==> flow/design.v <==
module setHexValue (output reg [6:0] display, input [3:0] value);
always @(*)begin 
	case(value)
		0: display  <= 7'b0000001;
		1: display  <= 7'b1001111;
		2: display  <= 7'b0010010;
		3: display  <= 7'b0000110;
		4: display  <= 7'b1001100;
		5: display  <= 7'b0100100;
		6: display  <= 7'b0100000;
		7: display  <= 7'b0001111;
		8: display  <= 7'b0000000;
		9: display  <= 7'b0001100;
		10: display  <= 7'b0001000;
		11: display  <= 7'b1100000;
		12: display  <= 7'b0110001;
		14: display  <= 7'b0110000;
		15: display  <= 7'b0111000;
		default: display <= 7'b1111111;  
		endcase
end
endmodule
module displayHex(output [6:0] Out0, Out1, Out2, Out3, 
					output reg [6:0]Out4, Out5, 
					 Out6, Out7, Out8, Out9, Out10, Out11, Out12, Out13,
					 input [13:0] inputBinary);
reg [3:0] temp0, temp1, temp2, temp3;
wire [6:0] tempOut0, tempOut1, tempOut2, tempOut3;
always @(*)begin
	temp0 <= (inputBinary[0]*1) + (inputBinary[1]*2) +
			(inputBinary[2]*4)+ (inputBinary[3]*8);		
	temp1 <= (inputBinary[4]*1) + (inputBinary[5]*2) +
			(inputBinary[6]*4)+ (inputBinary[7]*8);			
	temp2 <= (inputBinary[8]*1) + (inputBinary[9]*2) +
			(inputBinary[10]*4)+ (inputBinary[11]*8);		
	temp3 <= (inputBinary[12]*1) + (inputBinary[13]*2);	
	Out4 <= 7'b1111111;
	Out5 <= 7'b1111111;
	Out6 <= 7'b1111111;
	Out7 <= 7'b1111111;
	Out8 <= 7'b1111111;
	Out9 <= 7'b1111111;
	Out10 <= 7'b1111111;
	Out11 <= 7'b1111111;
	Out12 <= 7'b1111111;
	Out13 <= 7'b1111111;	
end
setHexValue u1(tempOut0, temp0);
setHexValue u2(tempOut1, temp1);
setHexValue u3(tempOut2, temp2);
setHexValue u4(tempOut3, temp3);
assign Out0 = tempOut0;
assign Out1 = tempOut1;
assign Out2 = tempOut2;
assign Out3 = tempOut3;
endmodule
module displayBinary(output reg [6:0] Out0, Out1, Out2, Out3, Out4, Out5, 
					 Out6, Out7, Out8, Out9, Out10, Out11, Out12, Out13,
					input [13:0] inputBinary);
always @(*)begin
	Out0 <= (inputBinary[0] == 1'b0)?(7'b0000001):(7'b1001111);
	Out1 <= (inputBinary[1] == 1'b0)?(7'b0000001):(7'b1001111);
	Out2 <= (inputBinary[2] == 1'b0)?(7'b0000001):(7'b1001111);
	Out3 <= (inputBinary[3] == 1'b0)?(7'b0000001):(7'b1001111);
	Out4 <= (inputBinary[4] == 1'b0)?(7'b0000001):(7'b1001111);
	Out5 <= (inputBinary[5] == 1'b0)?(7'b0000001):(7'b1001111);
	Out6 <= (inputBinary[6] == 1'b0)?(7'b0000001):(7'b1001111);
	Out7 <= (inputBinary[7] == 1'b0)?(7'b0000001):(7'b1001111);
	Out8 <= (inputBinary[8] == 1'b0)?(7'b0000001):(7'b1001111);
	Out9 <= (inputBinary[9] == 1'b0)?(7'b0000001):(7'b1001111);
	Out10 <= (inputBinary[10] == 1'b0)?(7'b0000001):(7'b1001111);
	Out11 <= (inputBinary[11] == 1'b0)?(7'b0000001):(7'b1001111);
	Out12 <= (inputBinary[12] == 1'b0)?(7'b0000001):(7'b1001111);
	Out13 <= (inputBinary[13] == 1'b0)?(7'b0000001):(7'b1001111);
end 
endmodule
module mux21( 
output reg [6:0] disp0, disp1, disp2, disp3, disp4, disp5, disp6, disp7,  
				disp8, disp9, disp10, disp11, disp12, disp13,
input [13:0] inputBinary, 
input DispSelect);
wire [6:0]Out0, Out1, Out2, Out3, Out4, Out5, Out6, 
	Out7, Out8, Out9, Out10, Out11, Out12, Out13, 
	Out14, Out15, Out16, Out17, Out18, Out19, Out20, 
	Out21, Out22, Out23, Out24, Out25, Out26, Out27;
displayHex hex(Out0, Out1, Out2, Out3, Out4, Out5, Out6, Out7, Out8, 
			Out9, Out10, Out11, Out12, Out13,inputBinary);
displayBinary binary(Out14, Out15, Out16, Out17, Out18, Out19, Out20, 
			Out21, Out22, Out23, Out24, Out25, Out26, Out27, inputBinary);	
always@ (*)begin
	if (DispSelect == 1'b1)begin 
		disp0 <= Out0;
		disp1 <= Out1;
		disp2 <= Out2;
		disp3 <= Out3;
		disp4 <= Out4;
		disp5 <= Out5;
		disp6 <= Out6;
		disp7 <= Out7;
		disp8 <= Out8;
		disp9 <= Out9;
		disp10 <= Out10;
		disp11 <= Out11;
		disp12 <= Out12;
		disp13 <= Out13;
		end
	else begin 
		disp0 <= Out14;
		disp1 <= Out15;
		disp2 <= Out16;
		disp3 <= Out17;
		disp4 <= Out18;
		disp5 <= Out19;
		disp6 <= Out20;
		disp7 <= Out21;
		disp8 <= Out22;
		disp9 <= Out23;
		disp10 <= Out24;
		disp11 <= Out25;
		disp12 <= Out26;
		disp13 <= Out27;
		end
end
endmodule
module MUX81 (
    output reg [13:0] dout,
    input [2:0] sel,
    input [13:0] d1, d2, d3, d4, d5, d6, d7, d8,
    input clk);
    always @ (posedge clk) begin
        casez(sel)
            3'b000: dout <= d1;
            3'b001: dout <= d2;
            3'b010: dout <= d3;
            3'b011: dout <= d4;
            3'b100: dout <= d5;
            3'b101: dout <= d6;
            3'b110: dout <= d7;
            3'b111: dout <= d8;
            default: dout <= 14'bz;
        endcase
    end
endmodule
module register(
    output reg [13:0] q,
    input [13:0] R, ALUout,
    input clk, ldR, ldALU, rst);
    always @ (posedge clk) begin
        if (rst == 1'b1) q <= 14'b0;
        else if (ldR == 1'b1) q <= R;
        else if (ldALU == 1'b1) q <= ALUout;
    end
endmodule
module registerArray(
    output [13:0] rout1, rout2, ramOut,
    input [13:0] rin, ALUin,
    input [7:0] ldR, ldALU,
    input [2:0] selrd1, selrd2, selram,
    input clk, rst);
    wire [13:0] rd0, rd1, rd2, rd3, rd4, rd5, rd6, rd7;
    register R0 (rd0, rin, ALUin, clk, ldR[0], ldALU[0], rst);  
    register R1 (rd1, rin, ALUin, clk, ldR[1], ldALU[1], rst);  
    register R2 (rd2, rin, ALUin, clk, ldR[2], ldALU[2], rst);  
    register R3 (rd3, rin, ALUin, clk, ldR[3], ldALU[3], rst);  
    register R4 (rd4, rin, ALUin, clk, ldR[4], ldALU[4], rst);  
    register R5 (rd5, rin, ALUin, clk, ldR[5], ldALU[5], rst);  
    register R6 (rd6, rin, ALUin, clk, ldR[6], ldALU[6], rst);  
    register R7 (rd7, rin, ALUin, clk, ldR[7], ldALU[7], rst);  
    MUX81 M1 (rout1, selrd1, rd0, rd1, rd2, rd3, rd4, rd5, rd6, rd7, clk);
    MUX81 M2 (rout2, selrd2, rd0, rd1, rd2, rd3, rd4, rd5, rd6, rd7, clk);
    MUX81 M3 (ramOut, selram, rd0, rd1, rd2, rd3, rd4, rd5, rd6, rd7, clk);
endmodule
module ALU (ALU_OUTPUT, ALU_FLAGS, A, B, ALU_OpCode, en, rstFlags, clk);
	output reg [13:0] ALU_OUTPUT;
	output reg [2:0] ALU_FLAGS;
	input [13:0] A, B;
	input [4:0] ALU_OpCode;
	input en, rstFlags, clk;
	reg [27:0] tempMult;
	reg [14:0] tempOver;
	always @(posedge clk or posedge rstFlags) begin
		if (rstFlags == 1'b1) begin  
			ALU_OUTPUT <= 14'd0;
			ALU_FLAGS <= 2'd0;
			tempMult <= 15'd0;
			tempOver <= 15'd0;
		end
		else if (en) case (ALU_OpCode)
			5'b00000: ALU_OUTPUT <= 14'b0;  
			5'b00001: ALU_OUTPUT <= 14'b0;  
			5'b00010: ALU_OUTPUT <= 14'b0;  
			5'b00011: begin  
					tempOver = A + B;
					if (tempOver[14] == 1'b1) ALU_FLAGS <= 3'd3;  
					ALU_OUTPUT <= tempOver[13:0];
			end
			5'b00100: begin  
					if (A < B) begin
						ALU_FLAGS <= 3'd4;  
						ALU_OUTPUT <= 14'b0;
					end
					else ALU_OUTPUT <= A - B; 
			end
			5'b00101: begin  
					tempMult = A * B;
					if (tempMult > 14'd255) ALU_FLAGS <= 3'd3;  
					ALU_OUTPUT <= tempMult[13:0];
			end
			5'b00110: begin  
					if (B == 1'd0) begin
						ALU_FLAGS <= 3'd5;  
						ALU_OUTPUT <= A;
					end
					else ALU_OUTPUT <= A / B; 
			end
			5'b00111: ALU_FLAGS <= (A < B) ? 3'd1:3'd2;  
			5'b01000: ALU_FLAGS <= (A > B) ? 3'd1:3'd2;  
			5'b01001: ALU_FLAGS <= (A <= B) ? 3'd1:3'd2;  
			5'b01010: ALU_FLAGS <= (A >= B) ? 3'd1:3'd2;  
			5'b01011: ALU_FLAGS <= (A == B) ? 3'd1:3'd2;  
			5'b01100: ALU_FLAGS <= (A != B) ? 3'd1:3'd2;  
			5'b01101: ALU_OUTPUT <= A & B;  
			5'b01110: ALU_OUTPUT <= A | B;  
			5'b01111: ALU_OUTPUT <= ~A;  
			5'b10000: ALU_OUTPUT <= A ^ B;  
			5'b10001: begin  
					tempOver = (~A) + 1; 
					if (tempOver[14] == 1'b1) ALU_FLAGS <= 3'd3;  
					ALU_OUTPUT <= tempOver[13:0];
			end
			5'b10010: ALU_OUTPUT <= A << B;  
			5'b10011: ALU_OUTPUT <= A >> B;  
			5'b10100: ALU_OUTPUT <= A << 1;  
			5'b10101: ALU_OUTPUT <= A >> 1;  
			5'b10110: ALU_OUTPUT <= A <<< 1;  
			5'b10111: ALU_OUTPUT <= A >>> 1;  
			5'b11000: ALU_OUTPUT <= {A[12:0], A[13]};  
			5'b11001: ALU_OUTPUT <= {A[0], A[13:1]};  
			5'b11010: ALU_OUTPUT <= 14'b0;  
			5'b11011: ALU_OUTPUT <= 14'b0;  
			5'b11100: begin 
					if((A % 2'd2)== 0) ALU_FLAGS <= 3'd6;
					else ALU_FLAGS <= 3'd7;
			end	
			5'b11101: ALU_OUTPUT <= A;  
			5'b11110: ALU_OUTPUT <= 14'b0;  
			5'b11111: ALU_OUTPUT <= 14'b0;  
			default: ALU_FLAGS <= 3'd0;
		endcase
	end
endmodule
module controlUnit (
    output reg readRAM, writeRAM, ldA, ldB,
    output reg [5:0] address,
    output reg [4:0] opcode,
    output reg [7:0] ldALU, ldR,
    output reg [2:0] result, rega, regb, selram,
    output reg displaySelect,
    output aluEn, halted,
    input [13:0] RAMdata,
    input clk, rst);
    reg [3:0] state;
    reg [5:0] pc;
    reg [13:0] currentInstruction;
    assign aluEn = (state == 4'b0011) || (state == 4'b0110);
    assign halted = (state == 4'b1111);
    always @ (posedge clk, posedge rst) begin
        if (rst == 1'b1) begin
            state <= 4'b0000;
            readRAM <= 1'b0;
            writeRAM <= 1'b0;
            ldA <= 1'b0;
            ldB <= 1'b0;
            displaySelect <= 1'b0;
            selram <= 3'b000;
            opcode <= 5'b00000;
            address <= 6'b000000;
            result <= 3'b000;
            rega <= 3'b000;
            regb <= 3'b000;
            ldALU <= 8'b00000000;
            ldR <= 8'b00000000;
            pc <= 6'b000000;
            currentInstruction <= 14'b0;
        end
        else begin
            case(state)
                4'b0000: begin  
                    readRAM <= 1'b1;
                    state <= 4'b0001;
                    address <= pc;
                end
                4'b0001: begin  
                    readRAM <= 1'b0;
                    opcode <= RAMdata[13:9];
                    result <= RAMdata[8:6];
                    rega <= RAMdata[5:3];
                    regb <= RAMdata[2:0];
                    currentInstruction <= RAMdata[13:0];
                    state <= 4'b0010;
                end
                4'b0010: begin  
                    case (opcode)
                        5'b00000:     state <= 4'b0110;
                        5'b00001:       state <= 4'b0110;
                        5'b00010:      state <= 4'b0110;
                        5'b00011:       state <= 4'b0011;
                        5'b00100:       state <= 4'b0011;
                        5'b00101:       state <= 4'b0011;
                        5'b00110:       state <= 4'b0011;
                        5'b00111:     state <= 4'b0110;
                        5'b01000:     state <= 4'b0110;
                        5'b01001:     state <= 4'b0110;
                        5'b01010:     state <= 4'b0110;
                        5'b01011:     state <= 4'b0110;
                        5'b01100:     state <= 4'b0110;
                        5'b01101:      state <= 4'b0011;
                        5'b01110:       state <= 4'b0011;
                        5'b01111:      state <= 4'b0011;
                        5'b10000:      state <= 4'b0011;
                        5'b10001:   state <= 4'b0011;
                        5'b10010:      state <= 4'b0011;
                        5'b10011:      state <= 4'b0011;
                        5'b10100:       state <= 4'b0011;
                        5'b10101:       state <= 4'b0011;
                        5'b10110:       state <= 4'b0011;
                        5'b10111:       state <= 4'b0011;
                        5'b11000:       state <= 4'b0011;
                        5'b11001:       state <= 4'b0011;
                        5'b11010:     state <= 4'b1100;
                        5'b11011:     state <= 4'b1101;
                        5'b11100:       state <= 4'b0110;
                        5'b11101:       state <= 4'b0011;
                        5'b11110:       state <= 4'b0100;
                        5'b11111:       state <= 4'b0101;
                        default:    state <= 4'b0000;
                    endcase
                end
                4'b0011: begin  
                    case(result)
                        3'b000: ldALU <= 8'b00000001;
                        3'b001: ldALU <= 8'b00000010;
                        3'b010: ldALU <= 8'b00000100;
                        3'b011: ldALU <= 8'b00001000;
                        3'b100: ldALU <= 8'b00010000;
                        3'b101: ldALU <= 8'b00100000;
                        3'b110: ldALU <= 8'b01000000;
                        3'b111: ldALU <= 8'b10000000;
                        default: ldALU <= 8'b00000000;
                    endcase
                    state <= 4'b0111;
                end
                4'b0100: begin  
                    readRAM <= 1'b1;
                    address <= RAMdata[5:0];
                    case(result)
                        3'b000: ldR <= 8'b00000001;
                        3'b001: ldR <= 8'b00000010;
                        3'b010: ldR <= 8'b00000100;
                        3'b011: ldR <= 8'b00001000;
                        3'b100: ldR <= 8'b00010000;
                        3'b101: ldR <= 8'b00100000;
                        3'b110: ldR <= 8'b01000000;
                        3'b111: ldR <= 8'b10000000;
                        default: ldR <= 8'b00000000;
                    endcase
                    state <= 4'b0111;
                end
                4'b0101: begin  
                    address <= RAMdata[5:0];
                    selram <= result;
                    state <= 4'b0111;
                end
                4'b0110: begin  
                    if (opcode == 5'b00001) state <= 4'b1111;
                    else state <= 4'b0111;
                end
                4'b0111: begin  
                    if (opcode == 5'b11111) writeRAM <= 1'b1;
                    if (opcode == 5'b11010) displaySelect <= 1'b0;
                    if (opcode == 5'b11011) displaySelect <= 1'b1;
                    state <= 4'b1000;
                end 
                4'b1000: begin  
                    state <= 4'b1011;
                end
                4'b1001: begin
                end
                4'b1010: begin
                end
                4'b1011: begin  
                    ldALU <= 8'b00000000;
                    readRAM <= 1'b0;
                    ldR <= 8'b00000000;
                    writeRAM <= 1'b0;
                    ldA <= 1'b0;
                    pc <= pc + 1;
                    state <= 4'b0000;
                end
                4'b1100: begin  
                    ldA <= 1'b1;
                    state <= 4'b0111;
                end
                4'b1101: begin  
                    ldA <= 1'b1;
                    state <= 4'b0111;
                end
                4'b1111: begin  
                    state <= 4'b1111;
                end
                default: state <= 4'b0000;
            endcase
        end
    end
endmodule
module CPU (
    output [6:0] disp0, disp1, disp2, disp3, disp4, disp5, disp6, disp7, disp8, disp9, disp10, disp11, disp12, disp13,
    output [2:0] flags,
    output halted,
    output [5:0] mem_addr,
    output mem_wr,
    output [13:0] mem_wdata,
    input [13:0] mem_rdata,
    input clk, rst);
    wire [13:0] data_o, A, B, ALUout, ramOut, inputBinary;
    wire [7:0] ldR, ldALU;
    wire [5:0] address;
    wire [4:0] opcode;
    wire [2:0] result, rega, regb, selram;
    wire readRAM, writeRAM, displaySelect, ldA, ldB, aluEn;
    assign data_o = mem_rdata;
    assign mem_addr = address;
    assign mem_wr = writeRAM;
    assign mem_wdata = ramOut;
    registerArray RA1 (A, B, ramOut, data_o, ALUout, ldR, ldALU, rega, regb, selram, clk, rst);
    ALU A1 (ALUout, flags, A, B, opcode, aluEn, rst, clk);
    controlUnit CU1 (readRAM, writeRAM, ldA, ldB, address, opcode, ldALU, ldR, result, rega, regb, selram, displaySelect, aluEn, halted, data_o, clk, rst);
    register disreg (inputBinary, A, B, clk, ldA, ldB, rst);
    mux21 display (disp0, disp1, disp2, disp3, disp4, disp5, disp6, disp7, disp8, disp9, disp10, disp11, disp12, disp13, inputBinary, displaySelect); 
endmodule
# Tool chain data of CPU
# The steps from the RTL of CPU to its reports follow in flow order.
# Lines are those of the file above, counted from 1.
# Operators carry their Yosys type and port widths (W data, S select, Z words).
# Cell names lack the library's common part.
# A cell with n/a has no value.
dict set report design {
  top_module {CPU}
  clk_port {clk}
  library {sky130hd}
  pvt_corner {tt_025C_1v80}
}

# Elaborated design
# Counts by Yosys on the flattened word-level netlist (proc, flatten, opt, wreduce; memories kept). Register bits leave out memories and registers merged into their read ports (data or address). Print and check cells are left out.
# Memory sizes are those after Yosys's memory passes, which may raise the word count (mostly to a power of two), join words into wider ones and drop unused or constant bits.
dict set report classes {
  n_reduce_logical 35
  eq_ne 74
  muxes 74
  div_mod_pow 1
  shifts 2
  addsub 14
  compare 5
  multipliers 1
  n_logic 5
}
# op count
set ops {}
lappend ops {{$mul A14 B14 Y28} 1}
lappend ops {{$pmux W14 S8} 3}
lappend ops {{$mux W14} 19}
lappend ops {{$pmux W14 S17} 1}
lappend ops {{$div A14 B14 Y14} 1}
lappend ops {{$mux W7} 28}
lappend ops {{$eq A5 B5 Y1 const B} 16}
lappend ops {{$eq A5 B4 Y1 const B} 8}
lappend ops {{$eq A3 B3 Y1 const B} 12}
lappend ops {{$pmux W3 S12} 1}
lappend ops {{$pmux W4 S9} 1}
lappend ops {{$logic_not A32 Y1} 1}
lappend ops {{$pmux W8 S2} 2}
lappend ops {{$reduce_bool A2 Y1} 14}
lappend ops {{$gt A28 B8 Y1 const B} 1}
lappend ops {{$eq A4 B4 Y1 const B} 7}
lappend ops {{$eq A5 B3 Y1 const B} 4}
lappend ops {{$eq A3 B2 Y1 const B} 6}
lappend ops {{$reduce_bool A17 Y1} 1}
lappend ops {{$eq A4 B3 Y1 const B} 4}
lappend ops {{$add A14 B14 Y15} 1}
lappend ops {{$not A14 Y15} 1}
lappend ops {{$add A15 B1 Y15 const B} 1}
lappend ops {{$mux W3} 5}
lappend ops {{$sub A14 B14 Y14} 1}
lappend ops {{$ge A14 B14 Y1} 1}
lappend ops {{$gt A14 B14 Y1} 1}
lappend ops {{$le A14 B14 Y1} 1}
# Other operator kinds: 35; their cells: 68.
dict set report word_totals {
  mem_count 7
  reg_bits 237
  out_inout_bits 123
  input_bits 16
  mem_bits_ro 704
}
# memory size word_bits rd write_ports line_no
set memory_table {}
lappend memory_table {{(no name shown)} 32 4 1 0 303} ;# case (opcode)
lappend memory_table {{(no name shown)} 16 7 1 0 3} ;# case(value)
lappend memory_table {{(no name shown)} 16 7 1 0 3}
lappend memory_table {{(no name shown)} 16 7 1 0 3}
lappend memory_table {{(no name shown)} 16 7 1 0 3}
lappend memory_table {{(no name shown)} 8 8 1 0 340} ;# case(result)
# Memories not listed: 1.

# Logic depth
# Longest topological path by Yosys (ltp), each cell counted once; first at word level (registers and memories cut), then after technology mapping (sequential cells cut; the memories' decode and read muxes count).
dict set report logic_depth {
  word_depth 4
  ABC_AREA 0
  mapped_depth 119
}

# Netlist
# Source: synth_stat.txt of the flow (Yosys; design flattened, memories mapped). It holds for the ABC_AREA given above (unset counts as 0); a run with the other value may have another netlist.
# Totals and module areas in this step are rounded.
dict set report synth_totals {
  ffs 237
  area_um2 29400
  stdcells 3753
  seq_area_um2 5090
  buffers 334
}
# cell_type count area_total_um2
set types {}
lappend types {dfxtp_1 168 3.36E+03}
lappend types {ha_1 260 3253.12}
lappend types {fa_1 143 2.86E+03}
lappend types {nor2_1 550 2064.48}
lappend types {dfrtp_1 69 1.73E+03}
lappend types {mux2i_1 166 1.66E+03}
lappend types {a21oi_1 270 1.35E+03}
lappend types {nand2_1 328 1.23E+03}
lappend types {mux4_2 54 1.22E+03}
lappend types {o21ai_0 191 955.917}
lappend types {inv_1 246 923.386}
lappend types {clkbuf_1 233 874.589}
lappend types {mux2_2 66 743.213}
lappend types {buf_4 62 465.446}
lappend types {nor3_1 91 455.437}
lappend types {o21a_1 55 412.896}
lappend types {xnor2_1 47 411.645}
lappend types {xor2_1 29 253.994}
# Other cell types: 81; their cells: 725.
# By module: a second synthesis without flattening, with its own total; a netlist apart from the flattened one above.
dict set report unflattened {
  hier_cells 3815
  hier_area_um2 32200
}
# Each row is one instance without its submodules.
# module cells n_inst area_um2
set modules {}
lappend modules {ALU 2209 1 16400}
lappend modules {register 62 9 659}
lappend modules {MUX81 136 3 1270}
lappend modules {controlUnit 219 1 2530}
lappend modules {mux21 109 1 1260}
lappend modules {setHexValue 35 4 243}
lappend modules {displayBinary 100 1 743}
lappend modules {displayHex 72 1 533}
lappend modules {CPU 0 1 0.0}
lappend modules {registerArray 0 1 0.0}

# Worst setup path after synthesis
# OpenSTA on the mapped netlist: ideal clock, no wires. The path of least setup slack (recovery checks aside). Input and output delay are each 20% of the period. Register names are those of the netlist, which keeps one name where synthesis merged equal registers.
dict set report synth_path {
  path_kind {register -> register}
  from {reg RA1.M2.dout[0]}
  to {reg A1.ALU_OUTPUT[0]}
  n_path_buf 9
  path_delay_ns 23.894
  t_arrival_ns 23.752
  path_stages 112
  slack_ns 0.107
  t_required_ns 23.858
  launch_ns 0.000
  period_ns 24.0
  period_less_setup_slack_ns 23.893
}
# "path_delay_ns" is the arrival time less input delay plus setup time.
# "path_stages": output pins that drive a net of the path, with the launching flip-flop's if there is one; two outputs of one cell count as two.
# "period_less_setup_slack_ns" is the clock period less the worst setup slack; recovery checks do not enter. This is arithmetic on one report: input and output delays are still those of the set period (20% each).
# The rows between start and end are the longest chain of elaborated cells between them; the timing report does not say that the signal goes this way. Where chains are equally long, one stands for them.
# A line is the first line of the expression or statement that the cell stems from. Yosys adds cells for indexed reads and writes and turns some case tables into memories.
# At most two assigning lines are given for a register; there are more.
dict set report synth_via {
  path_cell_list {dfxtp_1 > clkbuf_1 > clkinv_1 > clkbuf_1 > ha_1 > o21bai_1 > nor3_1 > nor2_1 > a21oi_1 > ha_1 > o21a_1 > nor2_1 > or4_1 > nand2_1 > ha_1 > o21a_1 > o21ai_0 > a2111oi_4 > [76 not listed] > o21a_1 > o2111ai_1 > a31oi_1 > and4_1 > o31a_1 > o21ai_0 > a21oi_1 > clkbuf_1 > mux2_2 > ha_1 > nor2b_1 > o31a_1 > o21a_1 > o21ai_0 > a21oi_1 > o21a_1 > o2111ai_1 > a32oi_1}
  elab_chain_len 3
}
# element line_no
set synth_lines {}
lappend synth_lines {{start, declared} 126} ;# output reg [13:0] dout,
lappend synth_lines {{start, assigned} 132} ;# 3'b000: dout <= d1;
lappend synth_lines {{start, assigned} 133} ;# 3'b001: dout <= d2;
lappend synth_lines {{$div A14 B14 Y14} 214} ;# else ALU_OUTPUT <= A / B;
lappend synth_lines {{$mux W14} 210} ;# if (B == 1'd0) begin
lappend synth_lines {{$pmux W14 S17} 188} ;# else if (en) case (ALU_OpCode)
lappend synth_lines {{end, assigned} 195} ;# ALU_OUTPUT <= tempOver[13:0];
lappend synth_lines {{end, assigned} 202} ;# else ALU_OUTPUT <= A - B;
lappend synth_lines {{end, declared} 174} ;# output reg [13:0] ALU_OUTPUT;

# Path in the finished layout
# Path of least setup slack in the final report of flow run A (OpenROAD, finished layout, wires in). Where an end is a register, its clock arrival counts in the times.
dict set report layout_path {
  path_kind {register -> register}
  from {reg RA1.M2.dout[0]}
  to {reg A1.ALU_OUTPUT[0]}
  t_arrival_ns 20.97
  n_path_buf 7
  launch_ns 0.53
  t_required_ns 14.80
  path_stages 107
  period_ns 14.4
  slack_ns -6.17
}
# The rows between start and end are the longest chain of elaborated cells between them; the timing report does not say that the signal goes this way. Where chains are equally long, one stands for them.
# At most two assigning lines are given for a register; there are more.
dict set report layout_via {
  path_cell_list {dfxtp_4 > clkinv_8 > ha_4 > o21bai_4 > nor3_2 > nor2_1 > a21oi_1 > ha_1 > o21a_1 > nor2_4 > or4_4 > nand2_2 > ha_4 > o21a_1 > o21ai_2 > a2111oi_4 > buf_4 > nor3b_4 > [71 not listed] > a31oi_2 > and4_1 > o31a_1 > o21ai_2 > a21oi_4 > buf_6 > mux2_2 > ha_1 > a21o_1 > a21oi_1 > nor2b_1 > o31a_1 > o21a_1 > o21ai_1 > a21oi_1 > o21a_1 > o2111ai_2 > a32oi_1}
  elab_chain_len 3
}
# element line_no
set layout_lines {}
lappend layout_lines {{start, declared} 126} ;# output reg [13:0] dout,
lappend layout_lines {{start, assigned} 132} ;# 3'b000: dout <= d1;
lappend layout_lines {{start, assigned} 133} ;# 3'b001: dout <= d2;
lappend layout_lines {{$div A14 B14 Y14} 214} ;# else ALU_OUTPUT <= A / B;
lappend layout_lines {{$mux W14} 210} ;# if (B == 1'd0) begin
lappend layout_lines {{$pmux W14 S17} 188} ;# else if (en) case (ALU_OpCode)
lappend layout_lines {{end, assigned} 195} ;# ALU_OUTPUT <= tempOver[13:0];
lappend layout_lines {{end, assigned} 202} ;# else ALU_OUTPUT <= A - B;
lappend layout_lines {{end, declared} 174} ;# output reg [13:0] ALU_OUTPUT;

; Top module CPU; platform sky130hd; tools Yosys and OpenROAD; 3 stored runs in no particular order. Input and output delays are each 20% of the period that was set; the output load is 0.01 pF.
; "worst_path_ns" is the time allowed to the run's worst setup path (the clock period less input and output delay, where it has them) less its slack. Clock arrival times count: a late capture clock shortens it, a late launch clock lengthens it.
; Results are given in rounded form.

[flow run A: settings]
ABC_AREA = 0
CORE_MARGIN = 8
GPL_ROUTABILITY_DRIVEN = 0
GPL_TIMING_DRIVEN = 1
HOLD_SLACK_MARGIN = 0.06
MAX_ROUTING_LAYER = met4
MIN_ROUTING_LAYER = met1
PLACE_DENSITY_LB_ADDON = 0.1
period_ns = 14.4
CAP_MARGIN = 20
CORE_UTILIZATION = 40
SLEW_MARGIN = 20
[flow run A: results]
ys_area_um2 = 29400
die_um2 = 82500
util_frac = 0.491
worst_setup_slack_ns = -6.17
total_negative_slack_ns = -14.7
hold_ws_ns = 0.471
worst_path_ns = 20.57
worstPathKind = register -> register

[flow run B: settings]
ABC_AREA = 0
CELL_PAD_IN_SITES_GLOBAL_PLACEMENT = 2
CORE_MARGIN = 3
CORE_UTILIZATION = 21
CTS_CLUSTER_SIZE = 17
MAX_ROUTING_LAYER = met5
PLACE_DENSITY_LB_ADDON = 0.14
TNS_END_PERCENT = 45
period_ns = 29.3
CAP_MARGIN = 20
SLEW_MARGIN = 20
[flow run B: results]
ys_area_um2 = 29400
die_um2 = 145000
util_frac = 0.24
worst_setup_slack_ns = 2.36
total_negative_slack_ns = 0.000
hold_ws_ns = 0.469
worst_path_ns = 26.94
worstPathKind = register -> register

[flow run C: settings]
CELL_PAD_IN_SITES_DETAIL_PLACEMENT = 2
CORE_UTILIZATION = 54
CTS_CLUSTER_DIAMETER = 198
CTS_CLUSTER_SIZE = 21
GPL_ROUTABILITY_DRIVEN = 0
MIN_ROUTING_LAYER = met1
PLACE_DENSITY_LB_ADDON = 0.18
SETUP_SLACK_MARGIN = 4.08
SLEW_MARGIN = 20
period_ns = 33.8
CAP_MARGIN = 20
CORE_MARGIN = 2
[flow run C: results]
outcome = did not finish, placement stopped with DPL-0033
